==> flow/design.v <==
module fpadder (output logic [31:0] sum, output logic ready,
                input logic [31:0] a, input logic clock, nreset);
    logic [31:0] m,n;       
    logic [1:0] exp;
	logic sign; 
    logic adding, stopOp, infNum, abSum, notNum, bigNum;    
	logic [7:0] exp_m, exp_n;        						  
	logic [22:0] manti_m, manti_n;						 
	logic [23:0] manti_m2, manti_n2, manti_m1, manti_n1;	 
	logic sign_m, sign_n;		 
    assign sign_m = m[31];
    assign sign_n = n[31];
    assign exp_m = {m[30:23]};
    assign exp_n = {n[30:23]};
    assign manti_m = {m[22:0]};
    assign manti_n = {n[22:0]};
	assign manti_m2 = {1'b1, manti_m};
	assign manti_n2 = {1'b1, manti_n};
	always_comb 
      begin
        notNum = (exp_m == 255 & manti_m != 0) || (exp_n == 255 & manti_n != 0);  
		bigNum = (exp_m == 255 & manti_m == 0) || (exp_n == 255 & manti_n == 0);
      end 
    always_comb 
      begin
        exp = (exp_m > exp_n)? 2'b10 : (exp_m < exp_n)? 2'b01 : 2'b00;
        sign = (sign_m == sign_n)? '1 : '0;
      end
    always_comb
      begin
          if (exp == 2'b10) begin
            manti_n1 = manti_n2 >> (exp_m - exp_n);       
			manti_m1 = manti_m2;  
			end
          else if (exp == 2'b01) begin
            manti_m1 = manti_m2 >> (exp_n - exp_m);
			manti_n1 = manti_n2;	
			end
          else begin
			manti_m1 = manti_m2; 
			manti_n1 = manti_n2;	
			end
      end                                                
    logic [24:0] manti_m3, manti_n3, sum_manti;
    logic [7:0]  sum_exp;
    logic sum_sign;
    assign manti_m3 = {1'b0, manti_m1[23:0]};
    assign manti_n3 = {1'b0, manti_n1[23:0]};
    always_ff @(posedge clock, negedge nreset)      
      if(!nreset) begin
      	sum_manti <= 0;
        sum_exp <= 0; 
        sum_sign <= 0; end
      else if (adding == '1) begin	 
        if (sign == '1) begin               
        sum_manti <= (manti_n3 + manti_m3);    
		sum_exp <= (exp ==  2'b10)? exp_m : exp_n;
        sum_sign <= sign_m; end
        else if (sign == '0 & exp == 2'b10) begin
      	sum_manti <= manti_m3 - manti_n3;
		sum_exp <= exp_m; 
        sum_sign <= sign_m; end
        else if (sign == '0 & exp == 2'b01) begin
      	sum_manti <= manti_n3 - manti_m3;
      	sum_exp <= exp_n; 
        sum_sign <= sign_n; end
        else if (sign == '0 & exp == 2'b00) begin
       	sum_manti <= (manti_m3 > manti_n3)? (manti_m3 - manti_n3) : (manti_m3 < manti_n3)? (manti_n3 - manti_m3) : 25'h1000000;
      	sum_exp <= (manti_m3 > manti_n3)? exp_m : (manti_m3 < manti_n3)? exp_n : 8'h0; 
        sum_sign <= (manti_m3 > manti_n3)? sign_m : (manti_m3 < manti_n3)? sign_n : '0; end 	end
	  else if (stopOp == 1) begin
		sum_manti[24:23] <= 2'b01;
		sum_manti[22:0] <= 23'h7fffff;
      	sum_exp <= 8'hff; 
        sum_sign <= '0; end
	  else if (infNum == 1) begin
		if (sign == 1) begin			 
			sum_manti[24:23] <= 2'b01;
			sum_manti[22:0] <= 0;
			sum_exp <= 8'hff; 
			sum_sign <= sign_m; end	
		else begin						 
			sum_manti[24:23] <= 2'b01;
			sum_manti[22:0] <= 0;
			sum_exp <= (exp == 2'b0) ? 8'h0 : 8'hff; 
			sum_sign <= (exp == 2'b10)? sign_m : (exp == 2'b01)? sign_n : 1'b0; end	end				
      always_ff @(posedge clock, negedge nreset)
		if(!nreset)
			sum <= 0;
		else if(abSum == 1) begin
        if (sum_manti[24] == 1)	begin 
			if (sum_exp == 254)						 
				sum <= {sum_sign, 8'hff, 23'b0};      
			else if (sum_exp == 0 & sum_manti[22:0] == 0)
				sum <= 0;
			else 
				sum <= {sum_sign, sum_exp + 8'b1, sum_manti[23:1]}; end			
        else begin
			if (sum_manti[23] == 1)
			sum <= {sum_sign, sum_exp, sum_manti[22:0]};  
			else if (sum_manti[22] == 1)
			sum <= {sum_sign, (sum_exp - 8'h1), sum_manti[21:0], 1'b0}; 
			else if (sum_manti[21] == 1)
			sum <= {sum_sign, (sum_exp - 8'h2), sum_manti[20:0], 2'b0};
			else if (sum_manti[20] == 1)
			sum <= {sum_sign, (sum_exp - 8'h3), sum_manti[19:0], 3'b0};
			else if (sum_manti[19] == 1)
			sum <= {sum_sign, (sum_exp - 8'h4), sum_manti[18:0], 4'b0};
			else if (sum_manti[18] == 1)
			sum <= {sum_sign, (sum_exp - 8'h5), sum_manti[17:0], 5'b0}; 
			else if (sum_manti[17] == 1)
			sum <= {sum_sign, (sum_exp - 8'h6), sum_manti[16:0], 6'b0};
			else if (sum_manti[16] == 1)
			sum <= {sum_sign, (sum_exp - 8'h7), sum_manti[15:0], 7'b0};
			else if (sum_manti[15] == 1)
			sum <= {sum_sign, (sum_exp - 8'h8), sum_manti[14:0], 8'b0};
			else if (sum_manti[14] == 1)
			sum <= {sum_sign, (sum_exp - 8'h9), sum_manti[13:0], 9'b0}; 
			else if (sum_manti[13] == 1)
			sum <= {sum_sign, (sum_exp - 8'ha), sum_manti[12:0], 10'b0};
			else if (sum_manti[12] == 1)
			sum <= {sum_sign, (sum_exp - 8'hb), sum_manti[11:0], 11'b0};
			else if (sum_manti[11] == 1)
			sum <= {sum_sign, (sum_exp - 8'hc), sum_manti[10:0], 12'b0};
			else if (sum_manti[10] == 1)
			sum <= {sum_sign, (sum_exp - 8'hd), sum_manti[9:0], 13'b0}; 
			else if (sum_manti[9] == 1)
			sum <= {sum_sign, (sum_exp - 8'he), sum_manti[8:0], 14'b0};
			else if (sum_manti[8] == 1)
			sum <= {sum_sign, (sum_exp - 8'hf), sum_manti[7:0], 15'b0};
			else if (sum_manti[7] == 1)
			sum <= {sum_sign, (sum_exp - 8'h10), sum_manti[6:0], 16'b0};
			else if (sum_manti[6] == 1)
			sum <= {sum_sign, (sum_exp - 8'h11), sum_manti[5:0], 17'b0};
			else if (sum_manti[5] == 1)
			sum <= {sum_sign, (sum_exp - 8'h12), sum_manti[4:0], 18'b0};
			else if (sum_manti[4] == 1)
			sum <= {sum_sign, (sum_exp - 8'h13), sum_manti[3:0], 19'b0};
			else if (sum_manti[3] == 1)
			sum <= {sum_sign, (sum_exp - 8'h14), sum_manti[2:0], 20'b0}; 
			else if (sum_manti[2] == 1)
			sum <= {sum_sign, (sum_exp - 8'h15), sum_manti[1:0], 21'b0};
			else if (sum_manti[1] == 1)
			sum <= {sum_sign, (sum_exp - 8'h16), sum_manti[0], 22'b0};
			else if (sum_manti[0] == 1)
			sum <= {sum_sign, (sum_exp - 8'h17), 23'b0};
			end
			end
	enum {start, loadN1, loadN2, pred, asblSum, stop} state;
    always_ff @(posedge clock, negedge nreset)
    	if(!nreset)begin
    		state <= start;
			m <= 0;
			n <= 0;
			ready <= 0;
			infNum <= 0;
			stopOp <= 0;
			adding <= 0;
			abSum <= 0;  end
    	else begin
			ready <= 0;
			infNum <= 0;
			stopOp <= 0;
			adding <= 0;
			abSum <= 0;
			case(state)
				start:begin
					state <= loadN1; end
				loadN1:begin
					n <= a;
					state <= loadN2; end
				loadN2:begin
					m <= a;
					state <= pred; end
				pred: begin
					state <= asblSum;
					if (!notNum & bigNum)
						infNum <= 1;
					else if (notNum)
						stopOp <= 1;
					else
						adding <= 1; end
				asblSum:begin
					state <= stop;
					abSum <= 1; end
				stop:begin
					ready <= 1;
					state <= start; end				
            endcase
			end		
endmodule
From RTL to reports: fpadder

The steps from the RTL of fpadder to its reports follow in flow order.
Line numbers count from 1 in the design file above.
Library cell names are shortened.
Not given: --

Design top: fpadder
Clock port: clock
Cell library: sky130hd
Timing corner: tt_025C_1v80

Elaborated design

Yosys after proc, flatten, opt, wreduce and memory -nomap, before mapping. Memory bits, and registers merged into a memory's read port (data or address), are not among the register bits. Print and check cells are not counted. Equal cells are merged and count once.

Register bits: 167
Bits in latches: 0
RAM bits: 0
Memory bits (read-only): 0
Word width x clocked read ports: 0
Memory cells: 0
Input bits: 34
Output and inout port bits: 33
Word-level cells: 169

Add/subtract/negate cells: 29
Multiply operators: 0
Divide/modulo/power cells: 0
Order comparisons: 4
Equality and inequality tests: 12
Shift operators: 2
Multiplexer cells: 84
Bitwise operators: 10
Reduce/logical cells: 16

Operator list:

| kind                                                                | count |
| 32-bit two-way mux                                                  | 27 |
| 32-bit parallel mux with 6-bit select                               | 1 |
| 23-bit two-way mux                                                  | 7 |
| 8-bit two-way mux                                                   | 12 |
| 24-bit two-way mux                                                  | 3 |
| 23-bit logical NOT                                                  | 3 |
| 32-bit by 2-bit == test with 1-bit output (second input constant)   | 2 |
| 32-bit by 3-bit == test with 1-bit output (second input constant)   | 2 |
| 8-bit by 4-bit subtractor with 8-bit output (second input constant) | 8 |
| 8-bit by 5-bit subtractor with 8-bit output (second input constant) | 8 |
| 24-bit by 24-bit subtractor with 25-bit output                      | 2 |
| 25-bit two-way mux                                                  | 2 |
| 24-bit by 8-bit >> shifter with 24-bit output                       | 2 |
| 23-bit nonzero test                                                 | 2 |
| 32-bit by 1-bit == test with 1-bit output (second input constant)   | 1 |
| 32-bit logical NOT                                                  | 1 |
| 8-bit by 3-bit subtractor with 8-bit output (second input constant) | 4 |
| 24-bit by 24-bit adder with 25-bit output                           | 1 |
| 25-bit nonzero test                                                 | 1 |
| 24-bit > comparator                                                 | 1 |
| 24-bit < comparator                                                 | 1 |
| 8-bit == test (second input constant)                               | 3 |
| 1-bit two-way mux                                                   | 24 |
| 8-bit by 2-bit subtractor with 8-bit output (second input constant) | 2 |
| 8-bit subtractor                                                    | 2 |
| 2-bit two-way mux                                                   | 8 |
| 1-bit AND                                                           | 9 |
| 8-bit by 1-bit adder with 8-bit output (second input constant)      | 1 |

Not listed: further kinds 15, cells in them 17.

Depth

Yosys ltp: most cells in a row. Word level: on the elaborated netlist, between registers, memories and ports. Mapped: between sequential cells and ports; inverters and the memories' decode and read muxes count.

Depth in word-level cells: 26
ABC_AREA: 0
Mapped depth: 33
Depth with buffers taken out: 30

After synthesis

Source: synth_stat.txt of the flow (Yosys; design flattened, memories mapped). It holds for the ABC_AREA given above (unset counts as 0); a run with the other value may have another netlist.
The area totals of this step are shown rounded.

Standard cells after synthesis: 2351
Chip area (Yosys): 17610 sq um
Mapped flip-flops: 140
Buffers: 208

Cell types:

| cell     | count | area in all (sq um) |
| dfrtp_1  | 139   | 3.48E+03 |
| ha_1     | 107   | 1.34E+03 |
| a21oi_1  | 249   | 1.25E+03 |
| nand2_1  | 258   | 968.429 |
| o21ai_0  | 163   | 815.782 |
| mux2_2   | 65    | 731.952 |
| nor2_1   | 174   | 653.126 |
| mux2i_1  | 65    | 650.624 |
| clkbuf_1 | 163   | 611.837 |
| mux4_2   | 22    | 495.475 |
| xnor2_1  | 56    | 490.47 |
| a211oi_1 | 61    | 457.939 |
| a221oi_1 | 48    | 420.403 |
| inv_1    | 102   | 382.867 |
| nand3_1  | 55    | 275.264 |
| a31oi_1  | 38    | 237.728 |
| a221o_1  | 23    | 230.221 |
| a21o_1   | 30    | 225.216 |

Not listed: further types 66, cells in them 533.

Timing after synthesis

Source: OpenSTA report_checks on the synthesized netlist (no wires, ideal clock, input and output delay 20% of the period each), path of least setup slack; recovery checks are left aside. Register names are those of the netlist, which keeps one name where synthesis merged equal registers.

Kind: register to register
From: reg m[23]
To: reg sum_manti[22]
Clock period: 20000 ps
Time at the first pin: 0 ps
Data arrival time: 6544 ps
Data required time: 19917 ps
Setup slack: 13373 ps
Path delay: 6627 ps
Stages: 29
Period reached after synthesis: 6627 ps

"path delay" = arrival - input delay + setup time.
"stages": output pins that drive a net of the path, with the launching flip-flop's if there is one; two outputs of one cell count as two.
"period reached after synthesis" = period - worst setup slack (recovery checks aside). The figure is calculated, with input and output delays left at 20% of the set period.
Between the ends stands the longest chain of elaborated cells between them, by number of cells; it is not shown to be the way that was timed. Of several equally long chains one is given.
A line is the first line of the expression or statement that the cell stems from. Yosys adds cells for indexed reads and writes and turns some case tables into memories.
A register here has more assigning lines than the two given.

Cell sequence: dfrtp_1 inv_1 ha_1 fa_1 nor2b_1 o31ai_1 and2_1 nor2_4 a31oi_4 a311oi_2 mux2i_1 buf_2 nand4_1 o211ai_1 o21ai_1 o31ai_1 inv_1 ha_1 a21oi_1 o21ai_1 a211oi_1 a2bb2oi_1 a31o_2 a21oi_1 a21o_1 nand2_1 o21a_1 o221a_2 o22ai_1
Length of the longest elaborated chain: 14
Elaborated cells between the ends (all ways): 31
Those cells by class: add/sub: 5; compare: 4; eq/ne: 3; shift: 2; mux: 12; logic: 3; reduce/logical: 2

Ends and longest elaborated chain, after synthesis:

| what                                           | line | source |
| start: declaration                             | 3    | `logic [31:0] m,n;` |
| start: assignment                              | 153  | `m <= 0;` |
| start: assignment                              | 173  | `m <= a;` |
| 8-bit < comparator                             | 26   | `exp = (exp_m > exp_n)? 2'b10 : (exp_m < exp_n)? 2'b01 : 2'b00;` |
| 1-bit two-way mux                              | 26   |  |
| 2-bit two-way mux                              | 26   |  |
| 2-bit by 1-bit == test with 1-bit output       | 35   | `else if (exp == 2'b01) begin` |
| 24-bit two-way mux                             | 35   |  |
| 24-bit two-way mux                             | 31   | `if (exp == 2'b10) begin` |
| 24-bit by 24-bit subtractor with 25-bit output | 68   | `sum_manti <= (manti_m3 > manti_n3)? (manti_m3 - manti_n3) : (manti_m3 < manti_n3)? (manti_n3 - manti_m3) : 25' ...` |
| 25-bit two-way mux (2 in a row)                | 68   |  |
| 23-bit two-way mux                             | 67   | `else if (sign == '0 & exp == 2'b00) begin` |
| 23-bit two-way mux                             | 63   | `else if (sign == '0 & exp == 2'b01) begin` |
| 23-bit two-way mux                             | 59   | `else if (sign == '0 & exp == 2'b10) begin` |
| 23-bit two-way mux                             | 55   | `if (sign == '1) begin` |
| 23-bit two-way mux                             | 54   | `else if (adding == '1) begin` |
| end: assignment                                | 56   | `sum_manti <= (manti_n3 + manti_m3);` |
| end: assignment                                | 60   | `sum_manti <= manti_m3 - manti_n3;` |
| end: declaration                               | 44   | `logic [24:0] manti_m3, manti_n3, sum_manti;` |

Worst path after layout

Path of least setup slack in the final report of stored run 1 (OpenROAD, finished layout, wires in). Where an end is a register, its clock arrival counts in the times.
The report prints the path's times to 10 ps; the period is as set.

Kind: register to register
From: reg m[23]
To: reg sum_manti[23]
Clock period: 10500 ps
Time at the first pin: 460 ps
Data arrival time: 8780 ps
Data required time: 10810 ps
Setup slack: 2030 ps
Stages: 31

Between the ends stands the longest chain of elaborated cells between them, by number of cells; it is not shown to be the way that was timed. Of several equally long chains one is given.
A register here has more assigning lines than the two given.

Cell sequence: dfrtp_1 inv_1 ha_1 buf_4 nand2_1 nor4_2 nor2_1 nand2_2 buf_4 mux2i_1 xor2_1 buf_4 mux2i_1 nor2_1 o21ai_1 o22ai_1 a32o_1 mux2_2 ha_1 inv_1 o21bai_1 a41o_1 a31oi_1 o311ai_0 a21oi_1 o21bai_1 a221oi_1 o31ai_1 xor2_1 o221ai_1 a2bb2oi_1
Length of the longest elaborated chain: 14
Elaborated cells between the ends (all ways): 31
Those cells by class: add/sub: 5; compare: 4; eq/ne: 3; shift: 2; mux: 12; logic: 3; reduce/logical: 2

Ends and longest elaborated chain, after layout:

| what                                           | line | source |
| start: declaration                             | 3    | `logic [31:0] m,n;` |
| start: assignment                              | 153  | `m <= 0;` |
| start: assignment                              | 173  | `m <= a;` |
| 8-bit < comparator                             | 26   | `exp = (exp_m > exp_n)? 2'b10 : (exp_m < exp_n)? 2'b01 : 2'b00;` |
| 1-bit two-way mux                              | 26   |  |
| 2-bit two-way mux                              | 26   |  |
| 2-bit by 1-bit == test with 1-bit output       | 35   | `else if (exp == 2'b01) begin` |
| 24-bit two-way mux                             | 35   |  |
| 24-bit two-way mux                             | 31   | `if (exp == 2'b10) begin` |
| 24-bit by 24-bit subtractor with 25-bit output | 68   | `sum_manti <= (manti_m3 > manti_n3)? (manti_m3 - manti_n3) : (manti_m3 < manti_n3)? (manti_n3 - manti_m3) : 25' ...` |
| 25-bit two-way mux (2 in a row)                | 68   |  |
| 2-bit two-way mux                              | 67   | `else if (sign == '0 & exp == 2'b00) begin` |
| 2-bit two-way mux                              | 63   | `else if (sign == '0 & exp == 2'b01) begin` |
| 2-bit two-way mux                              | 59   | `else if (sign == '0 & exp == 2'b10) begin` |
| 2-bit two-way mux                              | 55   | `if (sign == '1) begin` |
| 2-bit two-way mux                              | 54   | `else if (adding == '1) begin` |
| end: assignment                                | 56   | `sum_manti <= (manti_n3 + manti_m3);` |
| end: assignment                                | 60   | `sum_manti <= manti_m3 - manti_n3;` |
| end: declaration                               | 44   | `logic [24:0] manti_m3, manti_n3, sum_manti;` |

Wiki page: fpadder / flow data

3 stored runs of fpadder in the flow (synthesis by Yosys, layout by OpenROAD, sky130hd cells), in arbitrary order. Constraints: input delay and output delay 20% of the set period each, output load 0.01 pF.
"period reached" = clock period - worst setup slack. The figure is calculated, with input and output delays left at 20% of the set period.
By "critical path time" is meant the share of the clock period that the worst setup path is allowed (20% is reserved at inputs, 20% at outputs), minus its slack. Clock arrival times at its registers enter into it.
"total design power": no workload was simulated; the value follows from the tool's default switching activity.
"critical path time" is known to 10 ps.
The results are shown rounded.

## Stored run 1

==> flow/run.sh <==
#!/bin/bash
# the make line also repeats the synthesis and layout settings of config.mk as NAME=value (left out here)
make -C /OpenROAD-flow-scripts/flow DESIGN_CONFIG=/design/flow/config.mk WORK_HOME=/design/flow/orfs CLKGATE_MAP_FILE= finish
==> flow/config.mk <==
export PLATFORM = sky130hd
export DESIGN_NAME = fpadder
export DESIGN_NICKNAME = fpadder
export VERILOG_FILES = /design/flow/design.v
export SDC_FILE = /design/flow/constraint.sdc
export NUM_CORES = 4
export LEC_CHECK = 0
export CAP_MARGIN = 40
export CELL_PAD_IN_SITES_GLOBAL_PLACEMENT = 0
export CORE_MARGIN = 2
export CORE_UTILIZATION = 29
export GPL_ROUTABILITY_DRIVEN = 1
export MIN_ROUTING_LAYER = met1
export PLACE_DENSITY = 0.87
export SETUP_SLACK_MARGIN = 0.17
export SLEW_MARGIN = 20
export TNS_END_PERCENT = 40
==> flow/constraint.sdc <==
create_clock -name core_clock -period 10.5 [get_ports {clock}]
set_input_delay 2.1000 -clock core_clock [delete_from_list [all_inputs] [get_ports {clock}]]
set_output_delay 2.1000 -clock core_clock [all_outputs]
set_load 0.01 [all_outputs]

| result of stored run 1 | value |
|---|---|
| worst-case hold slack | 351 ps |
| utilization in the final report | 32.6 % |
| critical path time | 8470 ps |
| critical path type | register to register |
| mapped cell area after synthesis | 17610 sq um |
| die outline area | 62700 sq um |
| sum of negative setup slack | 0 ps |
| period reached | 8471 ps |
| standard-cell area after layout | 19620 sq um |
| worst setup slack after layout | 2029 ps |
| total design power | 1237 µW |

## Stored run 2

==> flow/run.sh <==
#!/bin/bash
# the make line also repeats the synthesis and layout settings of config.mk as NAME=value (left out here)
make -C /OpenROAD-flow-scripts/flow DESIGN_CONFIG=/design/flow/config.mk WORK_HOME=/design/flow/orfs CLKGATE_MAP_FILE= finish
==> flow/config.mk <==
export PLATFORM = sky130hd
export DESIGN_NAME = fpadder
export DESIGN_NICKNAME = fpadder
export VERILOG_FILES = /design/flow/design.v
export SDC_FILE = /design/flow/constraint.sdc
export NUM_CORES = 4
export LEC_CHECK = 0
export CAP_MARGIN = 20
export CORE_MARGIN = 2
export CORE_UTILIZATION = 40
export SLEW_MARGIN = 20
==> flow/constraint.sdc <==
create_clock -name core_clock -period 20.0 [get_ports {clock}]
set_input_delay 4.0000 -clock core_clock [delete_from_list [all_inputs] [get_ports {clock}]]
set_output_delay 4.0000 -clock core_clock [all_outputs]
set_load 0.01 [all_outputs]

| result of stored run 2 | value |
|---|---|
| worst-case hold slack | 365 ps |
| utilization in the final report | 44.5 % |
| critical path time | 9320 ps |
| critical path type | register to register |
| mapped cell area after synthesis | 17610 sq um |
| die outline area | 45710 sq um |
| sum of negative setup slack | 0 ps |
| period reached | 9316 ps |
| standard-cell area after layout | 19270 sq um |
| worst setup slack after layout | 10680 ps |
| total design power | 635.7 µW |

## Stored run 3

==> flow/run.sh <==
#!/bin/bash
# the make line also repeats the synthesis and layout settings of config.mk as NAME=value (left out here)
make -C /OpenROAD-flow-scripts/flow DESIGN_CONFIG=/design/flow/config.mk WORK_HOME=/design/flow/orfs CLKGATE_MAP_FILE= finish
==> flow/config.mk <==
export PLATFORM = sky130hd
export DESIGN_NAME = fpadder
export DESIGN_NICKNAME = fpadder
export VERILOG_FILES = /design/flow/design.v
export SDC_FILE = /design/flow/constraint.sdc
export NUM_CORES = 4
export LEC_CHECK = 0
export CAP_MARGIN = 20
export CORE_MARGIN = 2
export CORE_UTILIZATION = 32
export GPL_TIMING_DRIVEN = 1
export MIN_ROUTING_LAYER = met1
export PLACE_DENSITY = 0.43
export SETUP_SLACK_MARGIN = -0.35
export SLEW_MARGIN = 20
export TNS_END_PERCENT = 100
==> flow/constraint.sdc <==
create_clock -name core_clock -period 5.32 [get_ports {clock}]
set_input_delay 1.0640 -clock core_clock [delete_from_list [all_inputs] [get_ports {clock}]]
set_output_delay 1.0640 -clock core_clock [all_outputs]
set_load 0.01 [all_outputs]

| result of stored run 3 | value |
|---|---|
| worst-case hold slack | 353 ps |
| utilization in the final report | 44.9 % |
| critical path time | 6250 ps |
| critical path type | register to register |
| mapped cell area after synthesis | 17610 sq um |
| die outline area | 56910 sq um |
| sum of negative setup slack | -24140 ps |
| period reached | 6246 ps |
| standard-cell area after layout | 24320 sq um |
| worst setup slack after layout | -926 ps |
| total design power | 2460 µW |
